==> flow/design.v <==
module conv(clk,rst,clear,w_w,w_in,if_w,if_in,out);
 input	clk;
 input	rst;
 input	clear;
 input	w_w;
 input	if_w;	
 input [16-1:0] w_in;
 input [16-1:0] if_in;
 output signed [16*2+1:0]out;
 wire signed [16*2:0]out1;
 reg signed [16-1:0] weight [2:0];
 reg signed [16-1:0] feature [2:0];
 always@(posedge rst  or posedge clk)
begin
if(rst)
begin
weight[0]<=16'd0;
weight[1]<=16'd0;
weight[2]<=16'd0;
feature[0]<=16'd0;
feature[1]<=16'd0;
feature[2]<=16'd0;
end
else if(clear)
begin
weight[0]<=16'd0;
weight[1]<=16'd0;
weight[2]<=16'd0;
feature[0]<=16'd0;
feature[1]<=16'd0;
feature[2]<=16'd0;
end
else
begin
if(w_w==1'b1 )
begin
weight[0]<=weight[1];
weight[1]<=weight[2];
weight[2]<=w_in;
end
if(if_w==1'b1 )
begin
feature[0]<=feature[1];
feature[1]<=feature[2];
feature[2]<=if_in;
end
end
end
assign out1 = weight[2]*feature[2]+weight[1]*feature[1]+weight[0]*feature[0];
assign out  ={out1[32],out1};
endmodule
module sat_adder(in0, in1, in2, sum);
input  signed[33:0]	in0, in1, in2;
output signed[15:0]	sum;
wire signed[35:0]temp=(in0+in1+in2);
assign sum=($signed(temp)>$signed(36'd255))?16'd255:($signed(temp)<$signed(36'd0))?16'd0:temp[15:0];
endmodule
module Controller (clk, rst, ROM_IF_A, ROM_W_A, ROM_IF_OE, ROM_W_OE, RAM_A, 
					RAM_WE, RAM_OE, sel_if, sel_w, clear, done);
  parameter INIT    = 3'b000,READ_W=3'b001,WRITE=3'b010,READ_C=3'b011,READ_9=3'b100,Done=3'b101;
  input         clk;
  input         rst;
  output reg [19:0] ROM_IF_A, ROM_W_A;
  output reg		ROM_IF_OE, ROM_W_OE;
  output reg [19:0] RAM_A;
  output reg		RAM_WE;
  output reg		RAM_OE;
  output reg [2:0]  sel_if, sel_w;
  output reg		clear;
  output reg 		done;
  reg	[2:0] tsel_if, tsel_w;
  reg   [2:0]  state,n_state;
  reg	[19:0] column;
  reg   [19:0]  row;
  reg   [3:0]	counter;
always@(posedge clk or posedge rst)begin 
if(rst)
	state<=INIT;
else
	state<=n_state;
end
always@(posedge clk or posedge rst)begin 
  if(rst)begin
    counter<=4'd0;
  end
else if(state==READ_W && counter==4'd9)
      counter<=4'd0;
  else if(state==READ_W)
     counter<=counter+4'd1;
  else if(state==READ_C)
     counter<=counter+4'd1;
  else if(state==READ_9)
     counter<=counter+4'd1;
  else if(state==WRITE || state==INIT)
     counter<=4'd0;
end
always@(*)begin 
    if(state==INIT)begin
    sel_w=3'b0;
      sel_if=3'b0;
end
else if(state==READ_W)
	begin
if(counter==4'd0)begin
                  sel_w=3'b000;
		  sel_if=3'b000;
              end
else  if(counter==4'd1)begin
  			sel_w=3'b001;
		  sel_if=3'b001;
end
else if(counter==4'd2)begin
  			sel_w=3'b001;
		  sel_if=3'b001;
end
else if(counter==4'd3)begin
  			sel_w=3'b001;
		  sel_if=3'b001;
end
else   if(counter==4'd4)begin
                  sel_w=3'b010;
		  sel_if=3'b010;
              end
else   if(counter==4'd5)begin
                  sel_w=3'b010;
		  sel_if=3'b010;
              end
else   if(counter==4'd6)begin
                  sel_w=3'b010;
		  sel_if=3'b010;
              end
else  if(counter==4'd7)begin
                  sel_w=3'b100;
	          sel_if=3'b100;
              end
else  if(counter==4'd8)begin
                  sel_w=3'b100;
	          sel_if=3'b100;
              end
else  if(counter==4'd9)begin
                  sel_w=3'b100;
	          sel_if=3'b100;
              end
else begin
 	           sel_w=3'b100;
	          sel_if=3'b100;
    end
end
else if(state==READ_C)
	begin
          if(counter==4'd0)begin
                  sel_if=3'b000;
	            sel_w=3'b000;
              end
         else if(counter==4'd1)begin
                  sel_if=3'b001;
			sel_w=3'b000;
              end
         else if(counter==4'd2)begin
                  sel_if=3'b010;
			sel_w=3'b000;
              end
	 else if(counter==4'd3)begin
                  sel_if=3'b100;
			sel_w=3'b000;
              end
else  begin
			sel_if=3'b100;
			sel_w=3'b000;
end
    end
else if(state==READ_9)begin
if(counter==4'd0)begin
                  sel_w=3'b000;
		  sel_if=3'b000;
              end
else  if(counter==4'd1)begin
  			sel_w=3'b000;
		  sel_if=3'b001;
end
else if(counter==4'd2)begin
  			sel_w=3'b000;
		  sel_if=3'b001;
end
else if(counter==4'd3)begin
  			sel_w=3'b000;
		  sel_if=3'b001;
end
else   if(counter==4'd4)begin
                  sel_w=3'b000;
		  sel_if=3'b010;
              end
else   if(counter==4'd5)begin
                  sel_w=3'b000;
		  sel_if=3'b010;
              end
else   if(counter==4'd6)begin
                  sel_w=3'b000;
		  sel_if=3'b010;
              end
else  if(counter==4'd7)begin
                  sel_w=3'b000;
	          sel_if=3'b100;
              end
else  if(counter==4'd8)begin
                  sel_w=3'b000;
	          sel_if=3'b100;
              end
else  if(counter==4'd9)begin
                  sel_w=3'b000;
	          sel_if=3'b100;
              end
else begin
sel_w=3'b000;
	          sel_if=3'b100;
end
end
	else if(state==WRITE)
   begin
	          sel_if=3'b000;
                  sel_w=3'b000;
    end
     else
begin
		sel_if=3'b000;
                  sel_w=3'b000;
end
end
always@(*)begin 
if(state==INIT)
RAM_A=20'd0;
if(column==20'd0)
RAM_A=(row<<8)+column;
else
RAM_A=(row<<8)+(column-20'd2);
end
always@(*)begin 
if(state==INIT)
ROM_IF_A=20'd0;
 else   if(state==READ_W)begin
   if(counter==4'd0)begin
    ROM_IF_A=(row<<8)+(row<<1)+column;
   end
  else if(counter==4'd1)begin
    ROM_IF_A=(row<<8)+(row<<1)+(column+20'd1);
   end
   else if(counter==4'd2)begin
    ROM_IF_A=(row<<8)+(row<<1)+(column+20'd2);
   end
   else if(counter==4'd3)begin
    ROM_IF_A=((row+20'd1)<<8)+((row+20'd1)<<1)+column;
   end
    else if(counter==4'd4)begin
    ROM_IF_A=((row+20'd1)<<8)+((row+20'd1)<<1)+(column+20'd1);
   end
    else if(counter==4'd5)begin
    ROM_IF_A=((row+20'd1)<<8)+((row+20'd1)<<1)+(column+20'd2);
   end
    else if(counter==4'd6)begin
    ROM_IF_A=((row+20'd2)<<8)+((row+20'd2)<<1)+column;
   end
    else if(counter==4'd7)begin
    ROM_IF_A=((row+20'd2)<<8)+((row+20'd2)<<1)+(column+20'd1);
   end
    else if(counter==4'd8)begin
    ROM_IF_A=((row+20'd2)<<8)+((row+20'd2)<<1)+(column+20'd2);
   end
    else if(counter==4'd9)begin
    ROM_IF_A=((row+20'd2)<<8)+((row+20'd2)<<1)+(column+20'd2);
   end
else ROM_IF_A=((row+20'd2)<<8)+((row+20'd2)<<1)+(column+20'd2);
   end
   else if(state==READ_9)begin
    if(counter==4'd0)begin
    ROM_IF_A=(row<<8)+(row<<1)+column;
   end
  else if(counter==4'd1)begin
    ROM_IF_A=(row<<8)+(row<<1)+(column+20'd1);
   end
   else if(counter==4'd2)begin
    ROM_IF_A=(row<<8)+(row<<1)+(column+20'd2);
   end
   else if(counter==4'd3)begin
    ROM_IF_A=((row+20'd1)<<8)+((row+20'd1)<<1)+column;
   end
    else if(counter==4'd4)begin
    ROM_IF_A=((row+20'd1)<<8)+((row+20'd1)<<1)+(column+20'd1);
   end
    else if(counter==4'd5)begin
    ROM_IF_A=((row+20'd1)<<8)+((row+20'd1)<<1)+(column+20'd2);
   end
    else if(counter==4'd6)begin
    ROM_IF_A=((row+20'd2)<<8)+((row+20'd2)<<1)+column;
   end
    else if(counter==4'd7)begin
    ROM_IF_A=((row+20'd2)<<8)+((row+20'd2)<<1)+(column+20'd1);
   end
    else if(counter==4'd8)begin
    ROM_IF_A=((row+20'd2)<<8)+((row+20'd2)<<1)+(column+20'd2);
   end
    else if(counter==4'd9)begin
    ROM_IF_A=((row+20'd2)<<8)+((row+20'd2)<<1)+(column+20'd2);
   end
else ROM_IF_A=((row+20'd2)<<8)+((row+20'd2)<<1)+(column+20'd2);
    end   
   else if(state==READ_C)begin
          if(counter==4'd0)begin
             ROM_IF_A=(row<<8)+(row<<1)+column;
          end
         else if(counter==4'd1)begin
             ROM_IF_A=((row+20'd1)<<8)+((row+20'd1)<<1)+column;
          end
         else if(counter==4'd2)begin
             ROM_IF_A=((row+20'd2)<<8)+((row+20'd2)<<1)+column;
          end
	 else if(counter==4'd3)begin
             ROM_IF_A=((row+20'd2)<<8)+((row+20'd2)<<1)+column;
          end
         else
 ROM_IF_A=((row+20'd2)<<8)+((row+20'd2)<<1)+column;
   end
else
ROM_IF_A=20'd0;
end
always@(*)begin 
   if(state==INIT)
ROM_W_A=20'd0;
 else   if(state==READ_W)begin
          if(counter==4'd0)begin
             ROM_W_A=20'd0;
              end
         else if(counter==4'd1)begin
             ROM_W_A=20'd1;
              end
         else if(counter==4'd2)begin
             ROM_W_A=20'd2;
              end
         else if(counter==4'd3)begin
             ROM_W_A=20'd3;
              end
         else if(counter==4'd4)begin
             ROM_W_A=20'd4;
              end
         else if(counter==4'd5)begin
             ROM_W_A=20'd5;
              end
         else if(counter==4'd6)begin
             ROM_W_A=20'd6;
              end
         else if(counter==4'd7)begin
             ROM_W_A=20'd7;
              end
         else if(counter==4'd8)begin
             ROM_W_A=20'd8;
              end
	else if(counter==4'd9)begin
	ROM_W_A=20'd8;
	end
else ROM_W_A=20'd8;
    end   
else
ROM_W_A=20'd0;
end
always@(posedge clk or posedge rst)begin 
  if(rst)begin
     column<=20'd0;
	 row<=20'd0;
  end
else if (column==20'd0 && state==WRITE)
begin
column<=column+20'd3;
end
  else if(state==WRITE && column==20'd257)begin
        column<=20'd0;
        row<=row+20'd1;
   end
  else if(state==WRITE)
   column<=column+20'd1;
  else if(state==READ_C)
  row<=row;
end
always@(*)begin 
  case(state)
       INIT:begin
            n_state=READ_W;
end
       READ_W:begin
                  if(counter==4'd9)
                     n_state=WRITE;
                  else
                     n_state=READ_W;
              end
       READ_C:begin
                  if(counter==4'd3)
                     n_state=WRITE;
                  else
                     n_state=READ_C;
              end
       READ_9:begin
                  if(counter==4'd9)
                     n_state=WRITE;
                  else
                     n_state=READ_9;
              end
       WRITE:begin
                  if(column==20'd257&&row==20'd255)
                     n_state=Done;
                  else if(column==20'd257)
                     n_state=READ_9;
                  else
                     n_state=READ_C;
              end
       Done:n_state=INIT;    
 default:n_state=Done;
endcase
end
always@(*)begin  
case(state)
INIT:begin
	ROM_IF_OE=1'b0;
	ROM_W_OE=1'b0;
	RAM_WE=1'b0;
	RAM_OE=1'b0;
	clear=1'b0;
	done=1'b0;
	end
READ_W:begin
        ROM_IF_OE=1'b1;
	ROM_W_OE=1'b1;
	RAM_WE=1'b0;
	RAM_OE=1'b0;
	clear=1'b0;
	done=1'b0;
      end
WRITE:begin
      ROM_IF_OE=1'b0;
	ROM_W_OE=1'b0;
	RAM_WE=1'b1;
	RAM_OE=1'b0;
	clear=1'b0;
	done=1'b0;
	end
READ_C:begin
      ROM_IF_OE=1'b1;
	ROM_W_OE=1'b0;
	RAM_WE=1'b0;
	RAM_OE=1'b0;
	clear=1'b0;
	done=1'b0;
	end
READ_9:begin
      ROM_IF_OE=1'b1;
	ROM_W_OE=1'b0;
	RAM_WE=1'b0;
	RAM_OE=1'b0;
	clear=1'b0;
	done=1'b0;
	end
Done:begin
      ROM_IF_OE=1'b0;
	ROM_W_OE=1'b0;
	RAM_WE=1'b0;
	RAM_OE=1'b0;
	clear=1'b0;
	done=1'b1;
	end
default:begin
	ROM_IF_OE=1'b0;
	ROM_W_OE=1'b0;
	RAM_WE=1'b0;
	RAM_OE=1'b0;
	clear=1'b0;
	done=1'b0;
	end
endcase
end
endmodule
`timescale 1ns/10ps
module system (clk, rst, ROM_IF_Q, ROM_W_Q, RAM_Q, ROM_IF_A, ROM_W_A,
  ROM_IF_OE, ROM_W_OE, RAM_A, RAM_WE, RAM_OE, RAM_D, done);
  input         clk;
  input         rst;
  input  [15:0] ROM_IF_Q, ROM_W_Q;
  input  [15:0] RAM_Q;
  output [19:0] ROM_IF_A, ROM_W_A;
  output		ROM_IF_OE, ROM_W_OE;
  output [19:0] RAM_A;
  output        RAM_WE;
  output        RAM_OE;
  output [15:0] RAM_D;
  output        done;
  wire [2:0]  sel_if, sel_w;
  wire 		  clear;
  wire [33:0]	out0, out1, out2;
  conv conv1 (
  .clk(clk), .rst(rst), .clear(clear), .w_w(sel_w[0]), .w_in(ROM_W_Q), .if_w(sel_if[0]), .if_in(ROM_IF_Q), .out(out0));
  conv conv2 (
  .clk(clk), .rst(rst), .clear(clear), .w_w(sel_w[1]), .w_in(ROM_W_Q), .if_w(sel_if[1]), .if_in(ROM_IF_Q), .out(out1));
  conv conv3 (
  .clk(clk), .rst(rst), .clear(clear), .w_w(sel_w[2]), .w_in(ROM_W_Q), .if_w(sel_if[2]), .if_in(ROM_IF_Q), .out(out2));
  sat_adder a1 (
  .in0(out0), .in1(out1), .in2(out2), .sum(RAM_D));
  Controller c1(
  .clk(clk), .rst(rst), .ROM_IF_A(ROM_IF_A), .ROM_W_A(ROM_W_A), .ROM_IF_OE(ROM_IF_OE),
  .ROM_W_OE(ROM_W_OE), .RAM_A(RAM_A), .RAM_WE(RAM_WE), .RAM_OE(RAM_OE), .sel_if(sel_if),
  .sel_w(sel_w), .clear(clear), .done(done));
endmodule
### From RTL to reports: system

The steps from the RTL of system to its reports follow in flow order.
Lines are those of the file above, counted from 1.
Operators: Yosys type, input widths -> output width; for muxes data width and select width s.
Library cell names are shortened.
Not given: -

| set-up | value |
|---|---|
| top module | system |
| clock port | clk |
| cell library | sky130hd |
| corner | tt_025C_1v80 |

### After elaboration

Source: Yosys, flattened and elaborated. Widths are those after wreduce. Registers that Yosys merges into a memory's read port (data or address) are not register bits. Print and check cells do not count. Equal cells are merged and count once.

| storage and ports | value |
|---|---|
| input port bits | 50 |
| register bits | 335 |
| output and inout bits | 81 |
| cells after elaboration | 151 |

| operators by class | value |
|---|---|
| add/sub/neg operators | 29 |
| magnitude comparators | 2 |
| bitwise logic cells | 1 |
| muxes and demuxes | 61 |
| eq/ne operators | 15 |
| reductions and logical operators | 12 |
| multipliers | 9 |

Operator list:

| kind | count |
|---|---|
| $mul 16x16->32 | 9 |
| $mux 20 | 27 |
| $add 20x20->20 | 14 |
| $add 33x32->33 | 3 |
| $add 33x33->33 | 3 |
| $mux 3 | 19 |
| $add 20x1->20 const B | 2 |
| $add 20x2->20 const B | 2 |
| $lt 36x1->1 const B | 1 |
| $gt 36x9->1 const B | 1 |
| $add 34x33->35 | 1 |
| $add 33x33->34 | 1 |
| $mux 16 | 2 |
| $mux 4 | 6 |
| $sub 20x2->20 const B | 1 |
| $eq 20x8->1 const B | 1 |
| $eq 20x9->1 const B | 1 |
| $logic_not 20->1 | 1 |
| $add 19x2->19 const B | 1 |
| $pmux 3 s6 | 1 |
| $eq 4x3->1 const B | 4 |
| $eq 4x2->1 const B | 2 |
| $eq 3x2->1 const B | 2 |
| $eq 3x3->1 const B | 2 |
| $reduce_bool 5->1 | 1 |
| $mux 1 | 5 |
| $logic_and 1x1->1 | 4 |
| $add 4x1->4 const B | 1 |

Other operator kinds: 11; their cells: 11.

### Logic depth

Longest topological path by Yosys (ltp), each cell counted once; first at word level (registers and memories cut), then after technology mapping (sequential cells cut; the memories' decode and read muxes count).

| logic depth | value |
|---|---|
| depth after elaboration | 14 |
| ABC_AREA | 0 |
| mapped depth | 60 |
| depth with buffers taken out | 58 |

### After synthesis

Yosys stat after the flow's synthesis: flattened, memories mapped to cells. It holds for the ABC_AREA given above (unset counts as 0); a run with the other value may have another netlist.
The area totals of this step are shown rounded.

| synthesis totals | value |
|---|---|
| flip-flops | 338 |
| mapped cells | 13217 |
| sequential area | 8459 um2 |
| mapped area | 121500 um2 |
| buffer cells | 451 |

Cells by type:

| cell | count | total area (um2) |
|---|---|---|
| fa_1 | 2608 | 5.22E+04 |
| ha_1 | 1058 | 1.32E+04 |
| inv_1 | 3027 | 1.14E+04 |
| dfrtp_1 | 337 | 8.43E+03 |
| and2_1 | 1027 | 6.42E+03 |
| nand2_1 | 1446 | 5.43E+03 |
| xnor2_1 | 442 | 3.87E+03 |
| mux2_2 | 284 | 3.2E+03 |
| a21oi_1 | 405 | 2.03E+03 |
| xor2_1 | 168 | 1.47E+03 |
| clkbuf_1 | 390 | 1.46E+03 |
| nor2_1 | 383 | 1.44E+03 |
| o21ai_0 | 254 | 1.27E+03 |
| a21o_1 | 151 | 1.13E+03 |
| nand2b_1 | 154 | 963.424 |
| o21a_1 | 77 | 578.054 |
| nand3_1 | 108 | 540.518 |
| nor3_1 | 95 | 475.456 |

Not listed: further types 81, cells in them 803.
The figures by module come from a second, unflattened synthesis with its own total; it is not the netlist above.

| unflattened totals | value |
|---|---|
| cell total of the unflattened synthesis | 13165 |
| area total of the unflattened synthesis | 121100 um2 |

Rows give one instance, submodules left out.

Modules:

| module | area (um2) | times used | cells | sequential area (um2) |
|---|---|---|---|---|
| conv | 34380 | 3 | 3574 | 2402 |
| Controller | 14800 | 1 | 2051 | 1252 |
| sat_adder | 3207 | 1 | 392 | 0.0 |
| system | 0.0 | 1 | 0 | 0.0 |

### Path before layout

OpenSTA on the mapped netlist: ideal clock, no wires. The path of least setup slack (recovery checks aside). Input and output delay are each 20% of the period. Register names are those of the netlist, which keeps one name where synthesis merged equal registers.

| path after synthesis | value |
|---|---|
| path type | flip-flop to output port |
| from | reg conv2.feature[1][1] |
| to | out RAM_D[3] |
| arrival time | 13.597 ns |
| buffers on the path | 2 |
| time at the first pin | 0.000 ns |
| path slack | 4.003 ns |
| stages | 54 |
| external output delay | 4.400 ns |
| delay of the path | 13.597 ns |
| required time | 17.600 ns |
| clock period | 22.0 ns |
| synthesis period reached | 17.997 ns |

"delay of the path" = arrival - input delay + setup time.
At an output port there is no setup time.
"stages" counts driving pins, that of a launching flip-flop among them; a cell with two outputs on the path counts twice.
"synthesis period reached" = period - worst setup slack (recovery checks aside). The figure is calculated, with input and output delays left at 20% of the set period.
The rows between start and end are the longest chain of elaborated cells between them; the timing report does not say that the signal goes this way. Where chains are equally long, one stands for them.
A line is the first line of the expression or statement that the cell stems from. Yosys adds cells for indexed reads and writes and turns some case tables into memories.
A register here has more assigning lines than the two given.

| between the ends, after synthesis | value |
|---|---|
| cell sequence | dfrtp_1 clkbuf_1 nand2_1 fa_1 fa_1 fa_1 fa_1 inv_1 fa_1 inv_1 fa_1 inv_1 ha_1 a21o_1 a21o_1 a21o_1 o21a_1 nor2_1 (+18 left out) a41o_1 o31a_1 nor4_1 a311oi_1 fa_1 inv_1 ha_1 buf_2 nor3b_1 a2111oi_2 o21ai_1 or4_1 or4_1 a211o_1 nor4_1 and4_1 nand4_4 o21a_1 |
| length of the longest elaborated chain | 8 |
| elaborated cells between the ends (all ways) | 9 |
| source lines of those cells | 3 |
| classes of those cells | add/sub (4); mul (1); compare (2); mux (2) |

Ends and longest elaborated chain, after synthesis:

| element | RTL line | RTL |
|---|---|---|
| start: declaration | 12 | `reg signed [16-1:0] feature [2:0];` |
| start: assignment | 21 | `feature[1]<=16'd0;` |
| start: assignment | 44 | `feature[1]<=feature[2];` |
| $mul 16x16->32 | 49 | `assign out1 = weight[2]*feature[2]+weight[1]*feature[1]+weight[0]*feature[0];` |
| $add 33x33->33 | 49 |  |
| $add 33x32->33 | 49 |  |
| $add 33x33->34 | 55 | `wire signed[35:0]temp=(in0+in1+in2);` |
| $add 34x33->35 | 55 |  |
| $lt 36x1->1 | 56 | `assign sum=($signed(temp)>$signed(36'd255))?16'd255:($signed(temp)<$signed(36'd0))?16'd0:temp[15:0];` |
| $mux 16 x2 | 56 |  |
| end: declaration | 490 | `output [15:0] RAM_D;` |

### Timing after layout

Path of least setup slack in the final report of flow run A (OpenROAD, finished layout, wires in). Where an end is a register, its clock arrival counts in the times.

| path post-layout | value |
|---|---|
| path type | flip-flop to output port |
| from | reg conv2.weight[2][7] |
| to | out RAM_D[5] |
| path slack | -5.26 ns |
| time at the first pin | 0.72 ns |
| arrival time | 14.86 ns |
| required time | 9.60 ns |
| clock period | 12.0 ns |
| buffers on the path | 6 |
| stages | 58 |
| external output delay | 2.40 ns |

The rows between start and end are the longest chain of elaborated cells between them; the timing report does not say that the signal goes this way. Where chains are equally long, one stands for them.
A register here has more assigning lines than the two given.

| between the ends, post-layout | value |
|---|---|
| cell sequence | dfrtp_2 and2_4 fa_1 inv_1 fa_1 fa_1 fa_1 inv_1 fa_1 inv_2 fa_1 inv_2 ha_4 buf_6 a21oi_2 o21ai_1 a31oi_2 buf_4 (+22 left out) o31a_1 buf_4 a311oi_4 fa_1 inv_2 ha_4 nor3b_2 a2111oi_2 o21ai_1 or4_4 or4_1 a211o_1 nor4_1 and4_1 nand4_4 buf_6 o21a_1 buf_2 |
| length of the longest elaborated chain | 8 |
| elaborated cells between the ends (all ways) | 9 |
| source lines of those cells | 3 |
| classes of those cells | add/sub (4); mul (1); compare (2); mux (2) |

Ends and longest elaborated chain, post-layout:

| element | RTL line | RTL |
|---|---|---|
| start: declaration | 11 | `reg signed [16-1:0] weight [2:0];` |
| start: assignment | 19 | `weight[2]<=16'd0;` |
| start: assignment | 39 | `weight[2]<=w_in;` |
| $mul 16x16->32 | 49 | `assign out1 = weight[2]*feature[2]+weight[1]*feature[1]+weight[0]*feature[0];` |
| $add 33x33->33 | 49 |  |
| $add 33x32->33 | 49 |  |
| $add 33x33->34 | 55 | `wire signed[35:0]temp=(in0+in1+in2);` |
| $add 34x33->35 | 55 |  |
| $lt 36x1->1 | 56 | `assign sum=($signed(temp)>$signed(36'd255))?16'd255:($signed(temp)<$signed(36'd0))?16'd0:temp[15:0];` |
| $mux 16 x2 | 56 |  |
| end: declaration | 490 | `output [15:0] RAM_D;` |

Module system, platform sky130hd: 6 stored runs of the flow (Yosys, OpenROAD) with differing settings, in no particular order. Input and output delays are each 20% of the period that was set; the output load is 0.01 pF.
By "reached clock period" is meant the clock period of the run minus its worst setup slack. This is arithmetic on one report: input and output delays are still those of the set period (20% each).
"time on the worst setup path": the worst setup path's part of the clock period (all of it between registers, 20% less for each end at a port) less its slack. A launch clock that arrives late makes it longer, a capture clock that arrives late makes it shorter.
"power consumption" is the tool's figure for a default switching activity; nothing was simulated.
Values from the reports are rounded here.
Among the settings, n/a means not set for that run.
A result given as n/a is not shown for that run.

| name | flow run A | flow run B | flow run C | flow run D | flow run E | flow run F |
|---|---|---|---|---|---|---|
| CELL_PAD_IN_SITES_GLOBAL_PLACEMENT | 2 | n/a | n/a | n/a | n/a | 3 |
| CORE_ASPECT_RATIO | 1.85 | n/a | n/a | n/a | n/a | 0.51 |
| CORE_MARGIN | 7 | 2 | 2 | 2 | 2 | 7 |
| MAX_ROUTING_LAYER | met4 | n/a | met4 | n/a | n/a | met4 |
| period_ns | 12.0 | 21.4 | 27.4 | 27.4 | 21.4 | 12.0 |
| CAP_MARGIN | 20 | 20 | 25 | 25 | 20 | 20 |
| CORE_UTILIZATION | 40 | 24 | 16 | 27 | 40 | 53 |
| SLEW_MARGIN | 20 | 20 | 20 | 20 | 20 | 20 |
| ABC_AREA | n/a | n/a | 1 | n/a | n/a | n/a |
| CTS_CLUSTER_DIAMETER | n/a | n/a | 192 | n/a | n/a | n/a |
| CTS_CLUSTER_SIZE | n/a | n/a | 97 | 97 | n/a | 30 |
| GPL_TIMING_DRIVEN | n/a | n/a | 1 | n/a | n/a | n/a |
| HOLD_SLACK_MARGIN | n/a | n/a | 0.04 | n/a | n/a | n/a |
| MIN_ROUTING_LAYER | n/a | n/a | met2 | met2 | n/a | met1 |
| PLACE_DENSITY_LB_ADDON | n/a | n/a | 0.1 | 0.1 | n/a | n/a |
| SETUP_SLACK_MARGIN | n/a | n/a | 2.32 | 4.39 | -0.97 | n/a |
| CELL_PAD_IN_SITES_DETAIL_PLACEMENT | n/a | n/a | n/a | n/a | n/a | 1 |
| TNS_END_PERCENT | n/a | n/a | n/a | n/a | n/a | 30 |
| worst-case hold slack (ns) | 0.390 | 0.417 | 0.399 | 0.399 | 0.399 | n/a |
| area of the die (um2) | 320000 | 511800 | 781300 | 455200 | 308100 | n/a |
| utilization (%) | 48.3 | 26.2 | 18.1 | 29.6 | 42.4 | n/a |
| total negative slack on setup checks (ns) | -41.83 | 0.000 | 0.000 | 0.000 | -0.432 | n/a |
| power consumption (uW) | 3350 | 1796 | 1045 | 1567 | 1765 | n/a |
| Yosys chip area after synthesis (um2) | 121500 | 121500 | 123900 | 121500 | 121500 | n/a |
| time on the worst setup path (ns) | 14.86 | 16.46 | 17.65 | 16.74 | 17.19 | n/a |
| worst setup path kind | flip-flop to output port | flip-flop to output port | flip-flop to output port | flip-flop to output port | flip-flop to output port | n/a |
| standard-cell area after layout (um2) | 146100 | 132300 | 140000 | 132800 | 128400 | n/a |
| worst setup slack after layout (ns) | -5.263 | 0.661 | 4.274 | 5.184 | -0.071 | n/a |
| reached clock period (ns) | 17.263 | 20.739 | 23.126 | 22.216 | 21.471 | n/a |

Flow run F: no final report: placement broke off with GPL-0301
